==> flow/design.v <==
module Block(clk, en, rst, start, ballx, bally, x, y, hitx, topbotcol, LRcol);
input clk, en, rst, start;
input [9:0] ballx, bally, x, y;
output reg hitx, topbotcol, LRcol;
reg [3:0] S, NS;
parameter
Start = 4'd0,
init = 4'd1,
display = 4'd2,
hit = 4'd3,
tb = 4'd4,
lr = 4'd5;
always@(posedge clk or negedge rst)
begin
    if(rst == 1'b0)
        S <= Start;
    else if(en)
        S <= NS;
end
always@(*)
case(S)
    Start:
        NS = init;
    init:
        NS = display;
    display:
        if((ballx > x && ballx < x + 40 && bally == y) || (ballx > x && ballx < x + 40 && bally == y + 20))
            NS = tb;
        else if((bally > y && bally < y + 20 && (ballx == x || ballx == x + 1)) || (bally > y && bally < y + 20 && (ballx == x + 40 || ballx == x + 39)))
            NS = lr;
		  else
			   NS = display;
	 lr:
		NS = hit;
	 tb:
	   NS = hit;
    hit:
        NS = hit;
    default:
        NS = S;
endcase
always@(posedge clk or negedge rst)
begin
    if(rst == 1'b0)
    begin
        hitx <= 1'b0;
        topbotcol <= 1'b0;
        LRcol <= 1'b0;
    end
    else if(en)
    begin
        case(S)
            init:
				begin
                hitx <= 1'b0;
                topbotcol <= 1'b0;
                LRcol <= 1'b0;
				end
            display:
				begin
					 begin
                    hitx <= 1'b0;
					 end
				end
				tb:
				begin
                   topbotcol <= 1'b1;
                   hitx <= 1'b1;
				end
				lr:
				begin
                   LRcol <= 1'b1;
                   hitx <= 1'b1;
				end
            hit:
				begin
                topbotcol <= 1'b0;
                LRcol <= 1'b0;
                hitx <= 1'd1;
				end
        endcase
    end
end
endmodule
module Ballmove(rst, clk, clk60, start, topbotcol, LRcol, topbotcol2, LRcol2, topbotcol3, LRcol3, topbotcol4, LRcol4, topbotcol5, LRcol5, topbotcol6, LRcol6, topbotcol7, LRcol7, topbotcol8, LRcol8, topbotcol9, LRcol9, topbotcol10, LRcol10, topbotcol11, LRcol11, topbotcol12, LRcol12, topbotcol13, LRcol13, topbotcol14, LRcol14, topbotcol15, LRcol15, topbotcol16, LRcol16, ceilingcol, walcol, padcol, padAng, ballx, bally, L);
input rst, clk, clk60, start,topbotcol, LRcol, topbotcol2, LRcol2, topbotcol3, LRcol3, topbotcol4, LRcol4, topbotcol5, LRcol5, topbotcol6, LRcol6, topbotcol7, LRcol7, topbotcol8, LRcol8, topbotcol9, LRcol9, topbotcol10, LRcol10, topbotcol11, LRcol11, topbotcol12, LRcol12, topbotcol13, LRcol13, topbotcol14, LRcol14, topbotcol15, LRcol15, topbotcol16, LRcol16, padcol, ceilingcol, walcol;
input [2:0] padAng;
output reg [9:0] ballx, bally;
output reg L;
reg [3:0] S, NS;
reg [2:0] movex, movey;
reg UD;
reg [2:0] LR;
parameter
Start = 4'd0,
Startpos = 4'd1,
Startmove = 4'd2,
Move = 4'd3,
SwitchL = 4'd4,
SwitchR = 4'd8,
Switchy = 4'd5,
Padcol = 4'd6,
Done = 4'd7,
Startx = 10'd160,
Starty = 10'd100;
always@(posedge clk or negedge rst)
begin
    if(rst == 1'b0)
        S <= Start;
    else if(clk60)
        S <= NS;
end
always@(*)
begin
    case(S)
        Start:
            NS = Startpos;
        Startpos:
         if(start == 1'b0)
				NS = Startmove;
			else
				NS = Startpos;
		Startmove:
			NS = Move;
		Move:
			if(topbotcol == 1'b1 || topbotcol2 == 1'b1 || topbotcol3 == 1'b1 || topbotcol4 == 1'b1 || topbotcol5 == 1'b1 || topbotcol6 == 1'b1 || topbotcol7 == 1'b1 || topbotcol8 == 1'b1 || topbotcol9 == 1'b1 || topbotcol10 == 1'b1 || topbotcol11 == 1'b1 || topbotcol12 == 1'b1 || topbotcol13 == 1'b1 || topbotcol14 == 1'b1 || topbotcol15 == 1'b1 || topbotcol16 == 1'b1)
				NS = Switchy;
			else
			if(bally == 10'd1)
				NS = Switchy;
			else
			if(ballx == 10'd2)
				NS = SwitchL;
			else
			if(ballx == 10'd1)
				NS = SwitchL;
			else
			if(ballx == 10'd318)
				NS = SwitchR;
			else
			if(ballx == 10'd319)
				NS = SwitchR;
			else
			if(LRcol == 1'b1 || LRcol2 == 1'b1 || LRcol3 == 1'b1 || LRcol4 == 1'b1 || LRcol5 == 1'b1 || LRcol6 == 1'b1 || LRcol7 == 1'b1 || LRcol8 == 1'b1 || LRcol9 == 1'b1 || LRcol10 == 1'b1 || LRcol11 == 1'b1 || LRcol12 == 1'b1 || LRcol13 == 1'b1 || LRcol14 == 1'b1 || LRcol15 == 1'b1 || LRcol16 == 1'b1)
				NS = SwitchL;
			else
			if(padcol == 1'b1)
				NS = Padcol;
			else
			if(bally == 240)
				NS = Done;
			else
				NS = Move;
		Switchy:
			NS = Move;
		SwitchL:
			NS = Move;
		SwitchR:
			NS = Move;
		Padcol:
			NS = Move;
		Done:
			NS = Done;
		default:
			NS = S;
	endcase
end
always@(posedge clk or negedge rst)
begin
	if(rst == 1'b0)
	begin
		ballx <= 10'd160;
		bally <= 10'd100;
		UD <= 1'b0;
		LR <= 3'd0;
		L <= 1'b0;
		movex <= 3'd0;
		movey <= 3'd0;
	end
	else if(clk60)
	begin
		case(S)
			Start: 
			begin
				ballx <= 10'd160;
				bally <= 10'd100;
			end
			Startmove:
			begin
				movex <= 3'd0;
				movey <= 3'd1;
			end
			Move:
			begin
			if(UD == 1'b0 && LR == 3'd0)
			begin
				ballx <= ballx;
				bally <= bally + 1;
			end
			else if(UD == 1'b0 && LR == 3'd1)
			begin
				ballx <= ballx - 1;
				bally <= bally + 1;
			end
			else if(UD == 1'b0 && LR == 3'd2)
			begin
				ballx <= ballx - 2;
				bally <= bally + 1;
			end
			else if(UD == 1'b0 && LR == 3'd3)
			begin
				ballx <= ballx + 1;
				bally <= bally + 1;
			end
			else if(UD == 1'b0 && LR == 3'd4)
			begin
				ballx <= ballx + 2;
				bally <= bally + 1;
			end
			else if(UD == 1'b1 && LR == 3'd0)
			begin
				ballx <= ballx;
				bally <= bally - 1;
			end
			else if(UD == 1'b1 && LR == 3'd1)
			begin
				ballx <= ballx - 1;
				bally <= bally - 1;
			end
			else if(UD == 1'b1 && LR == 3'd2)
			begin
				ballx <= ballx - 2;
				bally <= bally - 1;
			end
			else if(UD == 1'b1 && LR == 3'd3)
			begin
				ballx <= ballx + 1;
				bally <= bally - 1;
			end
			else if(UD == 1'b1 && LR == 3'd4)
			begin
				ballx <= ballx + 2;
				bally <= bally - 1;
			end
			else
			begin
				bally <= ballx;
				bally <= bally;
			end
			end
			Switchy:
			begin
				if(UD == 1'b1)
				begin
					bally <= bally + 2;
					UD <= 1'b0;
				end
				else
				begin
					bally <= bally - 2;
					UD <= 1'b1;
				end
			end
			SwitchL:
			begin
				if(LR == 3'd1)
				begin
					ballx <= ballx + 2;
					LR <= 3'd3;
				end
				else if(LR == 3'd2)
				begin
					ballx <= ballx + 3;
					LR <= 3'd4;
				end
				else
				begin
					LR <= LR;
				end
			end
			SwitchR:
			begin
				if(LR == 3'd3)
				begin
					ballx <= ballx - 2;
					LR <= 3'd1;
				end
				else if(LR == 3'd4)
				begin
					ballx <= ballx - 3;
					LR <= 3'd2;
				end
				else
				begin
					LR <= LR;
				end
			end
			Padcol:
			begin
				bally <= bally - 1;
				UD <= 1'b1;
				case(padAng)
					3'd0:
					begin
						LR <= 3'd2;
					end
					3'd1:
					begin
						LR <= 3'd1;
					end
					3'd2:
					begin
						LR <= 3'd0;
					end
					3'd3:
					begin
						LR <= 3'd3;
					end
					3'd4:
					begin
						LR <= 3'd4;
					end
				endcase
			end
			Done:
			begin
				L <= 1'b1;
			end
		endcase
	end
end
endmodule
module Paddlemove(rst, clk, clk60, L, R, start, ballx, bally, padx, pady, Padcol, PadAng);
input rst, clk, clk60, L, R, start;
input [9:0] ballx, bally;
output reg Padcol;
output reg [2:0] PadAng;
output reg [9:0] padx, pady;
reg [3:0] S,NS;
parameter
PadW = 8'd80,
PadH = 5'd20,
PadStartX = 10'd100,
PadStartY = 10'd200,
ScreenW = 10'd320,
ScreenH = 10'd240,
Start = 4'd0,
Wait = 4'd1,
MoveL = 4'd2,
MoveR = 4'd3;
always@(posedge clk or negedge rst)
begin
    if(rst == 1'b0)
        S <= Start;
    else if(clk60)
        S <= NS;
end
always@(*)
    case(S)
        Start:
            if(start == 1'b0)
                NS = Wait;
            else
                NS = Start;
        Wait:
            if(L == 1'b0)
                NS = MoveL;
            else
            if(R == 1'b0)
                NS = MoveR;
            else
            if(L^~R == 1'b0)
                NS = Wait;
            else
                NS = Wait;
        MoveL:
            if(L == 1'b0)
                NS = MoveL;
            else
                NS = Wait;
        MoveR:
            if(R == 1'b0)
                NS = MoveR;
            else
                NS = Wait;
        default:
            NS = S;
    endcase
always@(posedge clk or negedge rst)
begin
    if(rst == 1'b0)
    begin
        padx <= PadStartX;
        pady <= PadStartY;
        Padcol <= 1'b0;
        PadAng <= 3'd0;
    end
    else if(clk60)
    begin
        case(S)
            Wait:
				begin
                if(ballx > padx && ballx < padx + 17 && bally == pady)
					 begin
                    Padcol <= 1'b1;
                    PadAng <= 3'd0;
					 end
                else
                if(ballx > padx + 16 && ballx < padx + 33 && bally == pady)
					 begin
                    Padcol <= 1'b1;
                    PadAng <= 3'd1;
					 end
                else
                if(ballx > padx + 32 && ballx < padx + 49 && bally == pady)
					 begin
                    Padcol <= 1'b1;
                    PadAng <= 3'd2;
					 end
                else
                if(ballx > padx + 48 && ballx < padx + 65 && bally == pady)
					 begin
                    Padcol <= 1'b1;
                    PadAng <= 3'd3;
					 end
                else
                if(ballx > padx + 64 && ballx < padx + 80 && bally == pady)
					 begin
                    Padcol <= 1'b1;
                    PadAng <= 3'd4;
					 end
                else
					 begin
                    padx <= padx;
                    Padcol <= 1'b0;
					 end
            end
            MoveL:
				begin
                if(ballx > padx && ballx < padx + 17 && bally == pady)
					 begin
                    Padcol <= 1'b1;
                    PadAng <= 3'd0;
					 end
                else
                if(ballx > padx + 16 && ballx < padx + 33 && bally == pady)
					 begin
                    Padcol <= 1'b1;
                    PadAng <= 3'd1;
					 end
                else
                if(ballx > padx + 32 && ballx < padx + 49 && bally == pady)
					 begin
                    Padcol <= 1'b1;
                    PadAng <= 3'd2;
					 end
                else
                if(ballx > padx + 48 && ballx < padx + 65 && bally == pady)
					 begin
                    Padcol <= 1'b1;
                    PadAng <= 3'd3;
					 end
                else
                if(ballx > padx + 64 && ballx < padx + 80 && bally == pady)
					 begin
                    Padcol <= 1'b1;
                    PadAng <= 3'd4;
					 end
                else
                if(padx == 10'd0)
					 begin
                    padx <= padx;
					 end
                else
					 begin
                    padx <= padx - 1;
                    Padcol <= 1'b0;
					 end
				end
            MoveR:
				begin
                if(ballx > padx && ballx < padx + 17 && bally == pady)
					 begin
                    Padcol <= 1'b1;
                    PadAng <= 3'd0;
					 end
                else
                if(ballx > padx + 16 && ballx < padx + 33 && bally == pady)
					 begin
                    Padcol <= 1'b1;
                    PadAng <= 3'd1;
					 end
                else
                if(ballx > padx + 32 && ballx < padx + 49 && bally == pady)
					 begin
                    Padcol <= 1'b1;
                    PadAng <= 3'd2;
					 end
                else
                if(ballx > padx + 48 && ballx < padx + 65 && bally == pady)
					 begin
                    Padcol <= 1'b1;
                    PadAng <= 3'd3;
					 end
                else
                if(ballx > padx + 64 && ballx < padx + 80 && bally == pady)
					 begin
                    Padcol <= 1'b1;
                    PadAng <= 3'd4;
					 end
                else
                if(padx == 10'd240)
					 begin
                    padx <= padx;
					 end
                else
					 begin
                    padx <= padx + 1;
                    Padcol <= 1'b0;
					 end
				end
            endcase
		end
	end
endmodule
module Display(clk, rst, x, y, ballx, bally, paddlex, paddley, block1x, block1y, block2x, block2y, block3x, block3y, block4x, block4y, block5x, block5y, block6x, block6y, block7x, block7y, block8x, block8y, block9x, block9y, block10x, block10y, block11x, block11y, block12x, block12y, block13x, block13y, block14x, block14y, block15x, block15y, block16x, block16y, hit1, hit2, hit3, hit4, hit5, hit6, hit7, hit8, hit9, hit10, hit11, hit12, hit13, hit14, hit15, hit16, start, done, L, W, color);
input clk, rst, start, hit1, hit2, hit3, hit4, hit5, hit6, hit7, hit8, hit9, hit10, hit11, hit12, hit13, hit14, hit15, hit16, done, W, L;
input [9:0] x, y, ballx, bally, paddlex, paddley, block1x, block1y, block2x, block2y, block3x, block3y, block4x, block4y, block5x, block5y, block6x, block6y, block7x, block7y, block8x, block8y, block9x, block9y, block10x, block10y, block11x, block11y, block12x, block12y, block13x, block13y, block14x, block14y, block15x, block15y, block16x, block16y;
output reg [2:0] color;
reg [8:0] shift;
reg [7:0] S, NS;
parameter
Start = 8'd0,
xypos = 8'd1,
black = 8'd2,
colour = 8'd3,
white = 8'd4,
Begin = 8'd5,
Win = 8'd6,
Loss = 8'd7;
always@(posedge clk or negedge rst)
begin
	if(rst == 1'b0)
		S<= Start;
	else 
		S<= NS;
end
always@(*)
begin
case(S)
	Start:
		if(start == 1'b0)
			NS = xypos;
		else
			NS = Start;
	xypos:
		if((x > paddlex && x < paddlex + 80 && y < paddley + 10 && y > paddley) || (x > ballx - 2 && x < ballx + 2 && y > bally - 2 && y < bally + 2) && L == 1'b0 && W == 1'b0)
			NS = black;
		else if(x > block1x && x < block1x + 40 && y > block1y && y < block1y + 20 && hit1 == 1'b0 && L == 1'b0 && W == 1'b0)
			NS = colour;
		else if(x > block2x && x < block2x + 40 && y > block2y && y < block2y + 20 && hit2 == 1'b0 && L == 1'b0 && W == 1'b0)
			NS = colour;
		else if(x > block3x && x < block3x + 40 && y > block3y && y < block3y + 20 && hit3 == 1'b0 && L == 1'b0 && W == 1'b0)
			NS = colour;
		else if(x > block4x && x < block4x + 40 && y > block4y && y < block4y + 20 && hit4 == 1'b0 && L == 1'b0 && W == 1'b0)
			NS = colour;
		else if(x > block5x && x < block5x + 40 && y > block5y && y < block5y + 20 && hit5 == 1'b0 && L == 1'b0 && W == 1'b0)
			NS = colour;
		else if(x > block6x && x < block6x + 40 && y > block6y && y < block6y + 20 && hit6 == 1'b0 && L == 1'b0 && W == 1'b0)
			NS = colour;
		else if(x > block7x && x < block7x + 40 && y > block7y && y < block7y + 20 && hit7 == 1'b0 && L == 1'b0 && W == 1'b0)
			NS = colour;
		else if(x > block8x && x < block8x + 40 && y > block8y && y < block8y + 20 && hit8 == 1'b0 && L == 1'b0 && W == 1'b0)
			NS = colour;
		else if(x > block9x && x < block9x + 40 && y > block9y && y < block9y + 20 && hit9 == 1'b0 && L == 1'b0 && W == 1'b0)
			NS = colour;
		else if(x > block10x && x < block10x + 40 && y > block10y && y < block10y + 20 && hit10 == 1'b0 && L == 1'b0 && W == 1'b0)
			NS = colour;
		else if(x > block11x && x < block11x + 40 && y > block11y && y < block11y + 20 && hit11 == 1'b0 && L == 1'b0 && W == 1'b0)
			NS = colour;
		else if(x > block12x && x < block12x + 40 && y > block12y && y < block12y + 20 && hit12 == 1'b0 && L == 1'b0 && W == 1'b0)
			NS = colour;
		else if(x > block13x && x < block13x + 40 && y > block13y && y < block13y + 20 && hit13 == 1'b0 && L == 1'b0 && W == 1'b0)
			NS = colour;
		else if(x > block14x && x < block14x + 40 && y > block14y && y < block14y + 20 && hit14 == 1'b0 && L == 1'b0 && W == 1'b0)
			NS = colour;
		else if(x > block15x && x < block15x + 40 && y > block15y && y < block15y + 20 && hit15 == 1'b0 && L == 1'b0 && W == 1'b0)
			NS = colour;
		else if(x > block16x && x < block16x + 40 && y > block16y && y < block16y + 20 && hit16 == 1'b0 && L == 1'b0 && W == 1'b0)
			NS = colour;
		else if(L == 1'b1)
			NS = Loss;
		else if(W == 1'b1)
			NS = Win;
		else 
			NS = white;
	black:
		NS = xypos;
	colour:
		NS = xypos;
	white:
		NS = xypos;
	Win:
		NS = xypos;
	Loss:
		NS = xypos;
	default:
		NS = S;
endcase
end
always@(posedge clk or negedge rst)
begin
	if(rst == 1'b0)
	begin
		color <= 3'b111;
	end
	else
	begin
		case (S)
			Start:
			begin
			color <= 3'b000;
			end
			black:
			begin
			color <= 3'b001;
			end
			colour:
			begin
			color <= 3'b010;
			end
			white:
			begin
			color <= 3'b011;
			end
			Win:
			begin
			color <= 3'b100;
			end
			Loss:
			begin
			color <= 3'b101;
			end
			default:
			begin
			color <= 3'b111;
			end
		endcase
	end
end
endmodule
module BreakoutControl(clk_50, strt, rst, L, R, tick, color, pix_x, pix_y, ball_x, ball_y, pad_x, bricks, win, lose);
input clk_50;
input strt, rst, L, R;
input tick;
output [2:0] color;
output [8:0] pix_x;
output [7:0] pix_y;
output [9:0] ball_x;
output [9:0] ball_y;
output [9:0] pad_x;
output [15:0] bricks;
output win, lose;
parameter 
Start = 4'd0,
Play = 4'd1,
Win = 4'd2,
Lose = 4'd3,
block1x = 10'd1,
block1y = 10'd50,
block2x = 10'd41,
block2y = 10'd50,
block3x = 10'd81,
block3y = 10'd50,
block4x = 10'd121,
block4y = 10'd50,
block5x = 10'd161,
block5y = 10'd50,
block6x = 10'd201,
block6y = 10'd50,
block7x = 10'd241,
block7y = 10'd50,
block8x = 10'd281,
block8y = 10'd50,
block9x = 10'd1,
block9y = 10'd19,
block10x = 10'd41,
block10y = 10'd19,
block11x = 10'd81,
block11y = 10'd19,
block12x = 10'd121,
block12y = 10'd19,
block13x = 10'd161,
block13y = 10'd19,
block14x = 10'd201,
block14y = 10'd19,
block15x = 10'd241,
block15y = 10'd19,
block16x = 10'd281,
block16y = 10'd19;
wire [2:0] color;
reg [3:0] S,NS;
reg W, done, start_state, ph25; 
reg [9:0] x, y;
wire [9:0] ballx, bally, padx, pady;
wire [2:0] PadAng;
wire padcol, topbotcol, LRcol, topbotcol2, LRcol2, topbotcol3, LRcol3, topbotcol4, LRcol4, topbotcol5, LRcol5, topbotcol6, LRcol6, topbotcol7, LRcol7, topbotcol8, LRcol8, topbotcol9, LRcol9, topbotcol10, LRcol10, topbotcol11, LRcol11, topbotcol12, LRcol12, topbotcol13, LRcol13, topbotcol14, LRcol14, topbotcol15, LRcol15, topbotcol16, LRcol16, ceilingcol, walcol, Lo;
wire Hit1, Hit2, Hit3, Hit4, Hit5, Hit6, Hit7, Hit8, Hit9, Hit10, Hit11, Hit12, Hit13, Hit14, Hit15, Hit16;
wire clk60;
assign clk60 = tick;
Paddlemove pad(rst, clk_50, clk60, L, R, strt, ballx, bally, padx, pady, padcol, PadAng);
Block blk1(clk_50, clk60, rst, strt, ballx, bally, block1x, block1y, Hit1, topbotcol, LRcol);
Block blk2(clk_50, clk60, rst, strt, ballx, bally, block2x, block2y, Hit2, topbotcol2, LRcol2);
Block blk3(clk_50, clk60, rst, strt, ballx, bally, block3x, block3y, Hit3, topbotcol3, LRcol3);
Block blk4(clk_50, clk60, rst, strt, ballx, bally, block4x, block4y, Hit4, topbotcol4, LRcol4);
Block blk5(clk_50, clk60, rst, strt, ballx, bally, block5x, block5y, Hit5, topbotcol5, LRcol5);
Block blk6(clk_50, clk60, rst, strt, ballx, bally, block6x, block6y, Hit6, topbotcol6, LRcol6);
Block blk7(clk_50, clk60, rst, strt, ballx, bally, block7x, block7y, Hit7, topbotcol7, LRcol7);
Block blk8(clk_50, clk60, rst, strt, ballx, bally, block8x, block8y, Hit8, topbotcol8, LRcol8);
Block blk9(clk_50, clk60, rst, strt, ballx, bally, block9x, block9y, Hit9, topbotcol9, LRcol9);
Block blk10(clk_50, clk60, rst, strt, ballx, bally, block10x, block10y, Hit10, topbotcol10, LRcol10);
Block blk11(clk_50, clk60, rst, strt, ballx, bally, block11x, block11y, Hit11, topbotcol11, LRcol11);
Block blk12(clk_50, clk60, rst, strt, ballx, bally, block12x, block12y, Hit12, topbotcol12, LRcol12);
Block blk13(clk_50, clk60, rst, strt, ballx, bally, block13x, block13y, Hit13, topbotcol13, LRcol13);
Block blk14(clk_50, clk60, rst, strt, ballx, bally, block14x, block14y, Hit14, topbotcol14, LRcol14);
Block blk15(clk_50, clk60, rst, strt, ballx, bally, block15x, block15y, Hit15, topbotcol15, LRcol15);
Block blk16(clk_50, clk60, rst, strt, ballx, bally, block16x, block16y, Hit16, topbotcol16, LRcol16);
Ballmove ball(rst, clk_50, clk60, strt, topbotcol, LRcol, topbotcol2, LRcol2, topbotcol3, LRcol3, topbotcol4, LRcol4, topbotcol5, LRcol5, topbotcol6, LRcol6, topbotcol7, LRcol7, topbotcol8, LRcol8, topbotcol9, LRcol9, topbotcol10, LRcol10, topbotcol11, LRcol11, topbotcol12, LRcol12, topbotcol13, LRcol13, topbotcol14, LRcol14, topbotcol15, LRcol15, topbotcol16, LRcol16, ceilingcol, walcol, padcol, PadAng, ballx, bally, Lo);
Display dis(clk_50, rst, x, y, ballx, bally, padx, pady, block1x, block1y, block2x, block2y, block3x, block3y, block4x, block4y, block5x, block5y, block6x, block6y, block7x, block7y, block8x, block8y, block9x, block9y, block10x, block10y, block11x, block11y, block12x, block12y, block13x, block13y, block14x, block14y, block15x, block15y, block16x, block16y, Hit1, Hit2, Hit3, Hit4, Hit5, Hit6, Hit7, Hit8, Hit9, Hit10, Hit11, Hit12, Hit13, Hit14, Hit15, Hit16, strt, done, Lo, W, color);
assign pix_x = x[8:0];
assign pix_y = y[7:0];
assign ball_x = ballx;
assign ball_y = bally;
assign pad_x = padx;
assign bricks = {Hit16, Hit15, Hit14, Hit13, Hit12, Hit11, Hit10, Hit9, Hit8, Hit7, Hit6, Hit5, Hit4, Hit3, Hit2, Hit1};
assign win = W;
assign lose = Lo;
always @(posedge clk_50 or negedge rst) begin
	if (rst == 1'b0) begin
		ph25 <= 0;
	end else begin
		ph25 <= ~ph25;
	end
end
always @(posedge clk_50 or negedge rst) begin
	if (rst == 1'b0) begin
		x <= 0;
		y <= 0;
	end else if (ph25 == 1'b0) begin
		if (x == 10'd320) begin
			x <= 0;
			if (y == 10'd240) begin
				y <= 0;
			end else begin
				y <= y + 10'd1;
			end
		end else begin
			x <= x + 10'd1;
		end
	end
end
always@(posedge clk_50 or negedge rst)
begin
	if(rst == 1'b0)
		S<= Start;
	else 
		S<= NS;
end
always@(*)
begin
case(S)
	Start:
		if(strt == 1'b0)
			NS = Play;
		else 
			NS = Start;
	Play:
		if(Hit1 == 1'b1 && Hit2 == 1'b1 && Hit3 == 1'b1 && Hit4 == 1'b1 && Hit5 == 1'b1 && Hit6 == 1'b1 && Hit7 == 1'b1 && Hit8 == 1'b1 && Hit9 == 1'b1 && Hit10 == 1'b1 && Hit11 == 1'b1 && Hit12 == 1'b1 && Hit13 == 1'b1 && Hit14 == 1'b1 && Hit15 == 1'b1 && Hit16 == 1'b1)
			NS = Win;
		else 
			if(Lo == 1'b1)
				NS = Lose;
			else
			NS = Play;
	Win:
		NS = Win;
	Lose: 
		NS = Lose;
	default:
		NS = S;
endcase
end
always@(posedge clk_50 or negedge rst)
begin
	if(rst == 1'b0)
	begin 
		done <= 1'b0;
		W <= 1'b0;
		start_state <= 1'b1;
	end
	else 
	begin
		case (S)
			Start:
			begin
				done <= 1'b0;
				W <= 1'b0;
			end
			Win:
			begin
				W <= 1'b1;
			end
		endcase
	end
end
endmodule	
# ---- From RTL to reports: BreakoutControl
# Each step is given for the RTL above and for the edited RTL.
# "before" refers to lines of the RTL above, "after" to lines of the edited file.
# "diff": "after" minus "before" as printed here. "change_rel_pct": 100 x difference / "before".
# Cell names lack the library's common part.
# Not given: -
dict set report setup {
  design {BreakoutControl}
  clock_port {clk_50}
  lib {sky130hd}
  corner {tt_025C_1v80}
}

# ---- The edit
# The edit as a unified diff against the file above.
# The edit is scripted: it alters the design's behaviour and was not made to optimise anything.
# begin of diff
@@ -555,5 +555,5 @@
 			NS = Start;
 	xypos:
-		if((x > paddlex && x < paddlex + 80 && y < paddley + 10 && y > paddley) || (x > ballx - 2 && x < ballx + 2 && y > bally - 2 && y < bally + 2) && L == 1'b0 && W == 1'b0)
+		if((x > paddlex && x < paddlex + 80 && y < paddley + 10 && y > paddley) || ((x == ballx - 2) && x < ballx + 2 && y > bally - 2 && y < bally + 2) && L == 1'b0 && W == 1'b0)
 			NS = black;
 		else if(x > block1x && x < block1x + 40 && y > block1y && y < block1y + 20 && hit1 == 1'b0 && L == 1'b0 && W == 1'b0)
# end of diff

# ---- Elaborated design
# Source: Yosys, flattened and elaborated, memories not mapped. Widths are those after wreduce. Registers that Yosys merges into a memory's read port (data or address) are not register bits. Print and check cells do not count.
# item before after diff change_rel_pct
set op_classes {}
lappend op_classes {addsub 23 23 0 0.00}
lappend op_classes {cmp 58 57 -1 -1.72}
lappend op_classes {equal 167 168 1 0.60}
lappend op_classes {mux 212 212 0 0.00}
lappend op_classes {logic 20 20 0 0.00}
lappend op_classes {reduce_logical 508 508 0 0.00}
# operator before after diff change_rel_pct
set op_table {}
lappend op_table {{> comparator 10 x 32 -> 1 bit} 6 5 -1 -16.67}
lappend op_table {{== test 10 x 32 -> 1 bit} 0 1 1 -}
# Unchanged operator kinds not shown: 82.
# item before after diff change_rel_pct
set bits {}
lappend bits {reg_bits 196 196 0 0.00}
lappend bits {input_bits 6 6 0 0.00}
lappend bits {output_inout_bits 68 68 0 0.00}
lappend bits {word_cells 1069 1069 0 0.00}

# ---- Depth
# Longest topological path by Yosys (ltp), each cell counted once; first at word level (registers and memories cut), then after technology mapping (sequential cells cut; the memories' decode and read muxes count).
# item before after diff change_rel_pct
set logic_depth {}
lappend logic_depth {word_depth 25 25 0 0.00}
lappend logic_depth {ABC_AREA 0 0 - -}
lappend logic_depth {ltp_mapped 17 16 -1 -5.88}
lappend logic_depth {mapped_depth_nobuf 15 14 -1 -6.67}

# ---- After synthesis
# The flow's flattened synthesis, as Yosys stat reports it; memories are mapped. The netlist is that of the ABC_AREA named above (0 if unset); the other value can give another one.
# item before after diff change_rel_pct
set mapped {}
lappend mapped {cells 2025 2002 -23 -1.14}
lappend mapped {mapped_area_mm2 0.0173466 0.0174004 0.0000538 0.31}
lappend mapped {sequential_area_mm2 0.0059219 0.0059219 0.0000000 0.00}
lappend mapped {ff_cells 235 235 0 0.00}
lappend mapped {buffers 136 143 7 5.15}
# cell before after diff change_rel_pct
set by_type {}
lappend by_type {o21ai_0 157 127 -30 -19.11}
lappend by_type {nand2_1 187 163 -24 -12.83}
lappend by_type {o21ai_1 3 23 20 666.67}
lappend by_type {nand3_1 59 75 16 27.12}
lappend by_type {a21oi_1 122 109 -13 -10.66}
lappend by_type {nor2_1 159 147 -12 -7.55}
lappend by_type {and2_1 14 5 -9 -64.29}
lappend by_type {buf_1 9 18 9 100.00}
lappend by_type {mux2i_1 8 17 9 112.50}
lappend by_type {o21bai_1 0 8 8 -}
lappend by_type {ha_1 154 147 -7 -4.55}
lappend by_type {a221oi_1 15 8 -7 -46.67}
lappend by_type {and3_1 15 8 -7 -46.67}
lappend by_type {xnor2_1 87 93 6 6.90}
lappend by_type {clkbuf_1 81 75 -6 -7.41}
lappend by_type {o21a_1 41 35 -6 -14.63}
lappend by_type {a2111oi_0 9 4 -5 -55.56}
lappend by_type {o41ai_1 1 6 5 500.00}
# Unchanged cell types not shown: 19.
# The list need not be complete.
# By module: a second synthesis without flattening, with its own total; a netlist apart from the flattened one above.
# item before after diff change_rel_pct
set hier_totals {}
lappend hier_totals {hier_cells 7654 7673 19 0.25}
lappend hier_totals {area_unflattened_mm2 0.0597523 0.0598199 0.0000676 0.11}
# Each row is one instance without its submodules.
# mod n_inst cells mod_area_mm2 seq_area_mm2
set by_module_before {}
lappend by_module_before {Block 16 255 0.0019656 0.0002265}
lappend by_module_before {Display 1 2493 0.0193073 0.0002552}
lappend by_module_before {Ballmove 1 486 0.0038762 0.0009096}
lappend by_module_before {Paddlemove 1 432 0.0035909 0.0004554}
lappend by_module_before {BreakoutControl 1 163 0.0015277 0.0006269}
# mod n_inst cells mod_area_mm2 seq_area_mm2
set by_module_after {}
lappend by_module_after {Block 16 255 0.0019656 0.0002265}
lappend by_module_after {Display 1 2499 0.0192322 0.0002552}
lappend by_module_after {Ballmove 1 486 0.0038762 0.0009096}
lappend by_module_after {Paddlemove 1 445 0.0037336 0.0004554}
lappend by_module_after {BreakoutControl 1 163 0.0015277 0.0006269}

# ---- Worst setup path after synthesis
# OpenSTA on the mapped netlist: ideal clock, no wires. The path of least setup slack (recovery checks aside). Input and output delay are each 20% of the period. Register names are those of the netlist, which keeps one name where synthesis merged equal registers.
# item before after diff change_rel_pct
set synth_timing {}
lappend synth_timing {path_kind {flip-flop to flip-flop} {flip-flop to flip-flop} - -}
lappend synth_timing {from {register ball.bally[1]} {register pad.padx[6]} - -}
lappend synth_timing {to {register dis.S} {register pad.padx[1]} - -}
lappend synth_timing {period_ns 10.0 10.0 0.0 0.00}
lappend synth_timing {setup_time_ns 0.120 0.125 0.005 -}
lappend synth_timing {launch_ns 0.000 0.000 0.000 -}
lappend synth_timing {t_arrival_ns 3.644 3.467 -0.177 -4.86}
lappend synth_timing {required_time_ns 9.880 9.875 -0.005 -0.05}
lappend synth_timing {setup_slack_ns 6.236 6.408 0.172 -}
lappend synth_timing {delay_ns 3.764 3.592 -0.172 -4.57}
lappend synth_timing {stages 16 15 -1 -6.25}
lappend synth_timing {path_buffers 0 2 2 -}
lappend synth_timing {period_less_setup_slack_ns 3.764 3.592 -0.172 -4.57}
# "delay_ns" is the arrival time less input delay plus setup time.
# "stages": output pins that drive a net of the path, with the launching flip-flop's if there is one; two outputs of one cell count as two.
# "period_less_setup_slack_ns" is the clock period less the worst setup slack; recovery checks do not enter. This is arithmetic on one report: input and output delays are still those of the set period (20% each).
# An end named without its bit number is one bit of that signal or, where synthesis recoded a state register, one of its new flip-flops.
# Between the ends stands the longest chain of elaborated cells between them, by number of cells; it is not shown to be the way that was timed. Of several equally long chains one is given.
# A line is the first line of the expression or statement that the cell stems from. Yosys adds cells for indexed reads and writes and turns some case tables into memories.
# At most two assigning lines are given for a register; there are more.
dict set report synth_via_before {
  path_cell_list {dfrtp_1 inv_1 ha_1 nand2_1 or3_1 or3_1 xor2_1 ha_1 o21a_1 o22ai_1 a2111oi_0 nand3_1 a31o_2 a221oi_1 a211oi_1 and3b_1}
}
# item line
set synth_rtl_before {}
lappend synth_rtl_before {{start: declaration} 88} ;# output reg [9:0] ballx, bally;
lappend synth_rtl_before {{start: assignment} 198} ;# bally <= bally + 1;
lappend synth_rtl_before {{start: assignment} 203} ;# bally <= bally + 1;
lappend synth_rtl_before {{end: assignment} 544} ;# S<= Start;
lappend synth_rtl_before {{end: assignment} 546} ;# S<= NS;
lappend synth_rtl_before {{end: declaration} 531} ;# reg [7:0] S, NS;
# before: Chain of elaborated cells between the ends: none given.
dict set report synth_via_after {
  path_cell_list {dfstp_2 clkbuf_1 inv_1 ha_1 a31oi_1 xnor2_1 ha_1 a21o_1 a2111oi_0 nand4b_1 nand3b_1 a32o_1 nor3_2 buf_6 mux2_4}
  elab_chain_len 10
  cells_between 57
  cone_classes {9 x add/sub; 10 x compare; 13 x eq/ne; 13 x mux; 12 x reduce/logical}
}
# item line
set synth_rtl_after {}
lappend synth_rtl_after {{start: declaration} 338} ;# output reg [9:0] padx, pady;
lappend synth_rtl_after {{start: assignment} 393} ;# padx <= PadStartX;
lappend synth_rtl_after {{start: assignment} 434} ;# padx <= padx;
lappend synth_rtl_after {{adder 10 x 7 -> 11 bit} 506} ;# if(ballx > padx + 64 && ballx < padx + 80 && bally == pady)
lappend synth_rtl_after {{> comparator 10 x 32 -> 1 bit} 506}
lappend synth_rtl_after {{logical AND 1 bit x2} 506}
lappend synth_rtl_after {{two-way mux 10 bit} 506}
lappend synth_rtl_after {{two-way mux 10 bit} 500} ;# if(ballx > padx + 48 && ballx < padx + 65 && bally == pady)
lappend synth_rtl_after {{two-way mux 10 bit} 494} ;# if(ballx > padx + 32 && ballx < padx + 49 && bally == pady)
lappend synth_rtl_after {{two-way mux 10 bit} 488} ;# if(ballx > padx + 16 && ballx < padx + 33 && bally == pady)
lappend synth_rtl_after {{two-way mux 10 bit} 482} ;# if(ballx > padx && ballx < padx + 17 && bally == pady)
lappend synth_rtl_after {{case mux 10 bit (select 2 bit)} 400} ;# case(S)
lappend synth_rtl_after {{end: assignment} 393}
lappend synth_rtl_after {{end: assignment} 434}
lappend synth_rtl_after {{end: declaration} 338}

# ---- Timing after layout
# From the final timing report of each run of pair A: the path of least setup slack in the routed layout; clock arrival at registers is part of the times.
# item before after diff change_rel_pct
set layout_timing {}
lappend layout_timing {path_kind {flip-flop to flip-flop} {flip-flop to flip-flop} - -}
lappend layout_timing {from {register pad.padx[5]} {register ball.bally[1]} - -}
lappend layout_timing {to {register pad.padx[9]} {register dis.S} - -}
lappend layout_timing {period_ns 4.75 4.75 0.00 0.00}
lappend layout_timing {setup_time_ns 0.08 0.06 -0.02 -}
lappend layout_timing {launch_ns 0.57 0.57 0.00 0.00}
lappend layout_timing {t_arrival_ns 4.85 4.53 -0.32 -6.60}
lappend layout_timing {required_time_ns 5.24 5.26 0.02 0.38}
lappend layout_timing {setup_slack_ns 0.40 0.73 0.33 -}
lappend layout_timing {stages 15 14 -1 -6.67}
lappend layout_timing {path_buffers 0 0 0 -}
# An end named without its bit number is one bit of that signal or, where synthesis recoded a state register, one of its new flip-flops.
# Between the ends stands the longest chain of elaborated cells between them, by number of cells; it is not shown to be the way that was timed. Of several equally long chains one is given.
# At most two assigning lines are given for a register; there are more.
dict set report layout_via_before {
  path_cell_list {dfstp_2 inv_1 ha_1 a21oi_1 nor2_1 xnor2_1 ha_1 a21oi_1 nor4b_1 mux2_2 a211oi_1 a32o_1 nor4_4 a21boi_2 xnor2_1}
  elab_chain_len 10
  cells_between 59
  cone_classes {11 x add/sub; 10 x compare; 13 x eq/ne; 13 x mux; 12 x reduce/logical}
}
# item line
set layout_rtl_before {}
lappend layout_rtl_before {{start: declaration} 338} ;# output reg [9:0] padx, pady;
lappend layout_rtl_before {{start: assignment} 393} ;# padx <= PadStartX;
lappend layout_rtl_before {{start: assignment} 434} ;# padx <= padx;
lappend layout_rtl_before {{adder 10 x 7 -> 11 bit} 506} ;# if(ballx > padx + 64 && ballx < padx + 80 && bally == pady)
lappend layout_rtl_before {{> comparator 10 x 32 -> 1 bit} 506}
lappend layout_rtl_before {{logical AND 1 bit x2} 506}
lappend layout_rtl_before {{two-way mux 10 bit} 506}
lappend layout_rtl_before {{two-way mux 10 bit} 500} ;# if(ballx > padx + 48 && ballx < padx + 65 && bally == pady)
lappend layout_rtl_before {{two-way mux 10 bit} 494} ;# if(ballx > padx + 32 && ballx < padx + 49 && bally == pady)
lappend layout_rtl_before {{two-way mux 10 bit} 488} ;# if(ballx > padx + 16 && ballx < padx + 33 && bally == pady)
lappend layout_rtl_before {{two-way mux 10 bit} 482} ;# if(ballx > padx && ballx < padx + 17 && bally == pady)
lappend layout_rtl_before {{case mux 10 bit (select 2 bit)} 400} ;# case(S)
lappend layout_rtl_before {{end: assignment} 393}
lappend layout_rtl_before {{end: assignment} 434}
lappend layout_rtl_before {{end: declaration} 338}
dict set report layout_via_after {
  path_cell_list {dfrtp_1 inv_1 ha_1 or3b_2 nor3_1 nand2_1 xor2_1 ha_1 nand4_1 o31ai_1 or3_1 a2111oi_2 a32o_2 and2_1}
}
# item line
set layout_rtl_after {}
lappend layout_rtl_after {{start: declaration} 88} ;# output reg [9:0] ballx, bally;
lappend layout_rtl_after {{start: assignment} 198} ;# bally <= bally + 1;
lappend layout_rtl_after {{start: assignment} 203} ;# bally <= bally + 1;
lappend layout_rtl_after {{end: assignment} 544} ;# S<= Start;
lappend layout_rtl_after {{end: assignment} 546} ;# S<= NS;
lappend layout_rtl_after {{end: declaration} 531} ;# reg [7:0] S, NS;
# after: Chain of elaborated cells between the ends: none given.

# ---- Layout results
# Runs of the flow (Yosys, OpenROAD) on both versions; the two runs of a pair have the same settings. The constraints put input and output delay at 20% of the set period each and load the outputs with 0.01 pF.
dict set report flow_settings_pair_A {
  CORE_UTILIZATION 40
  period_ns 4.75
  CAP_MARGIN 20
  CORE_MARGIN 2
  SLEW_MARGIN 20
}
# item before after diff change_rel_pct
set results_pair_A {}
lappend results_pair_A {yosys_chip_area_mm2 0.0173466 0.0174004 0.0000538 0.31}
lappend results_pair_A {die_area_mm2 0.0450479 0.045186 0.0001381 0.31}
lappend results_pair_A {post_route_stdcell_area_mm2 0.0194436 0.0193923 -0.0000513 -0.26}
lappend results_pair_A {fin_util_pct 45.2 45.1 -0.1 -}
lappend results_pair_A {worst_setup_slack_ns 0.395 0.730 0.335 -}
lappend results_pair_A {tns_setup_ns 0.000 0.000 0.000 -}
lappend results_pair_A {final_power_uw 9741 10832 1091 11.20}
lappend results_pair_A {period_reached_ns 4.355 4.020 -0.335 -7.69}
dict set report flow_settings_pair_B {
  ABC_AREA 1
  CORE_ASPECT_RATIO 1.9
  CORE_UTILIZATION 55
  GPL_TIMING_DRIVEN 1
  MAX_ROUTING_LAYER {met4}
  MIN_ROUTING_LAYER {met1}
  PLACE_DENSITY_LB_ADDON 0.13
  SETUP_SLACK_MARGIN 0.26
  SLEW_MARGIN 25
  period_ns 5.16
  CAP_MARGIN 20
  CORE_MARGIN 2
}
# item before after diff change_rel_pct
set results_pair_B {}
lappend results_pair_B {yosys_chip_area_mm2 0.0184164 0.0179735 -0.0004429 -2.40}
lappend results_pair_B {die_area_mm2 0.0350407 0.0342153 -0.0008254 -2.36}
lappend results_pair_B {post_route_stdcell_area_mm2 0.0199892 0.0195575 -0.0004317 -2.16}
lappend results_pair_B {fin_util_pct 60.5 60.5 0.0 -}
lappend results_pair_B {worst_setup_slack_ns 1.412 0.505 -0.907 -}
lappend results_pair_B {tns_setup_ns 0.000 0.000 0.000 -}
lappend results_pair_B {final_power_uw 8835 9391 556 6.29}
lappend results_pair_B {period_reached_ns 3.748 4.655 0.907 24.20}
# "period_reached_ns" = clock period - worst setup slack. The figure is calculated, with input and output delays left at 20% of the set period.
# "final_power_uw": no workload was simulated; the value follows from the tool's default switching activity.
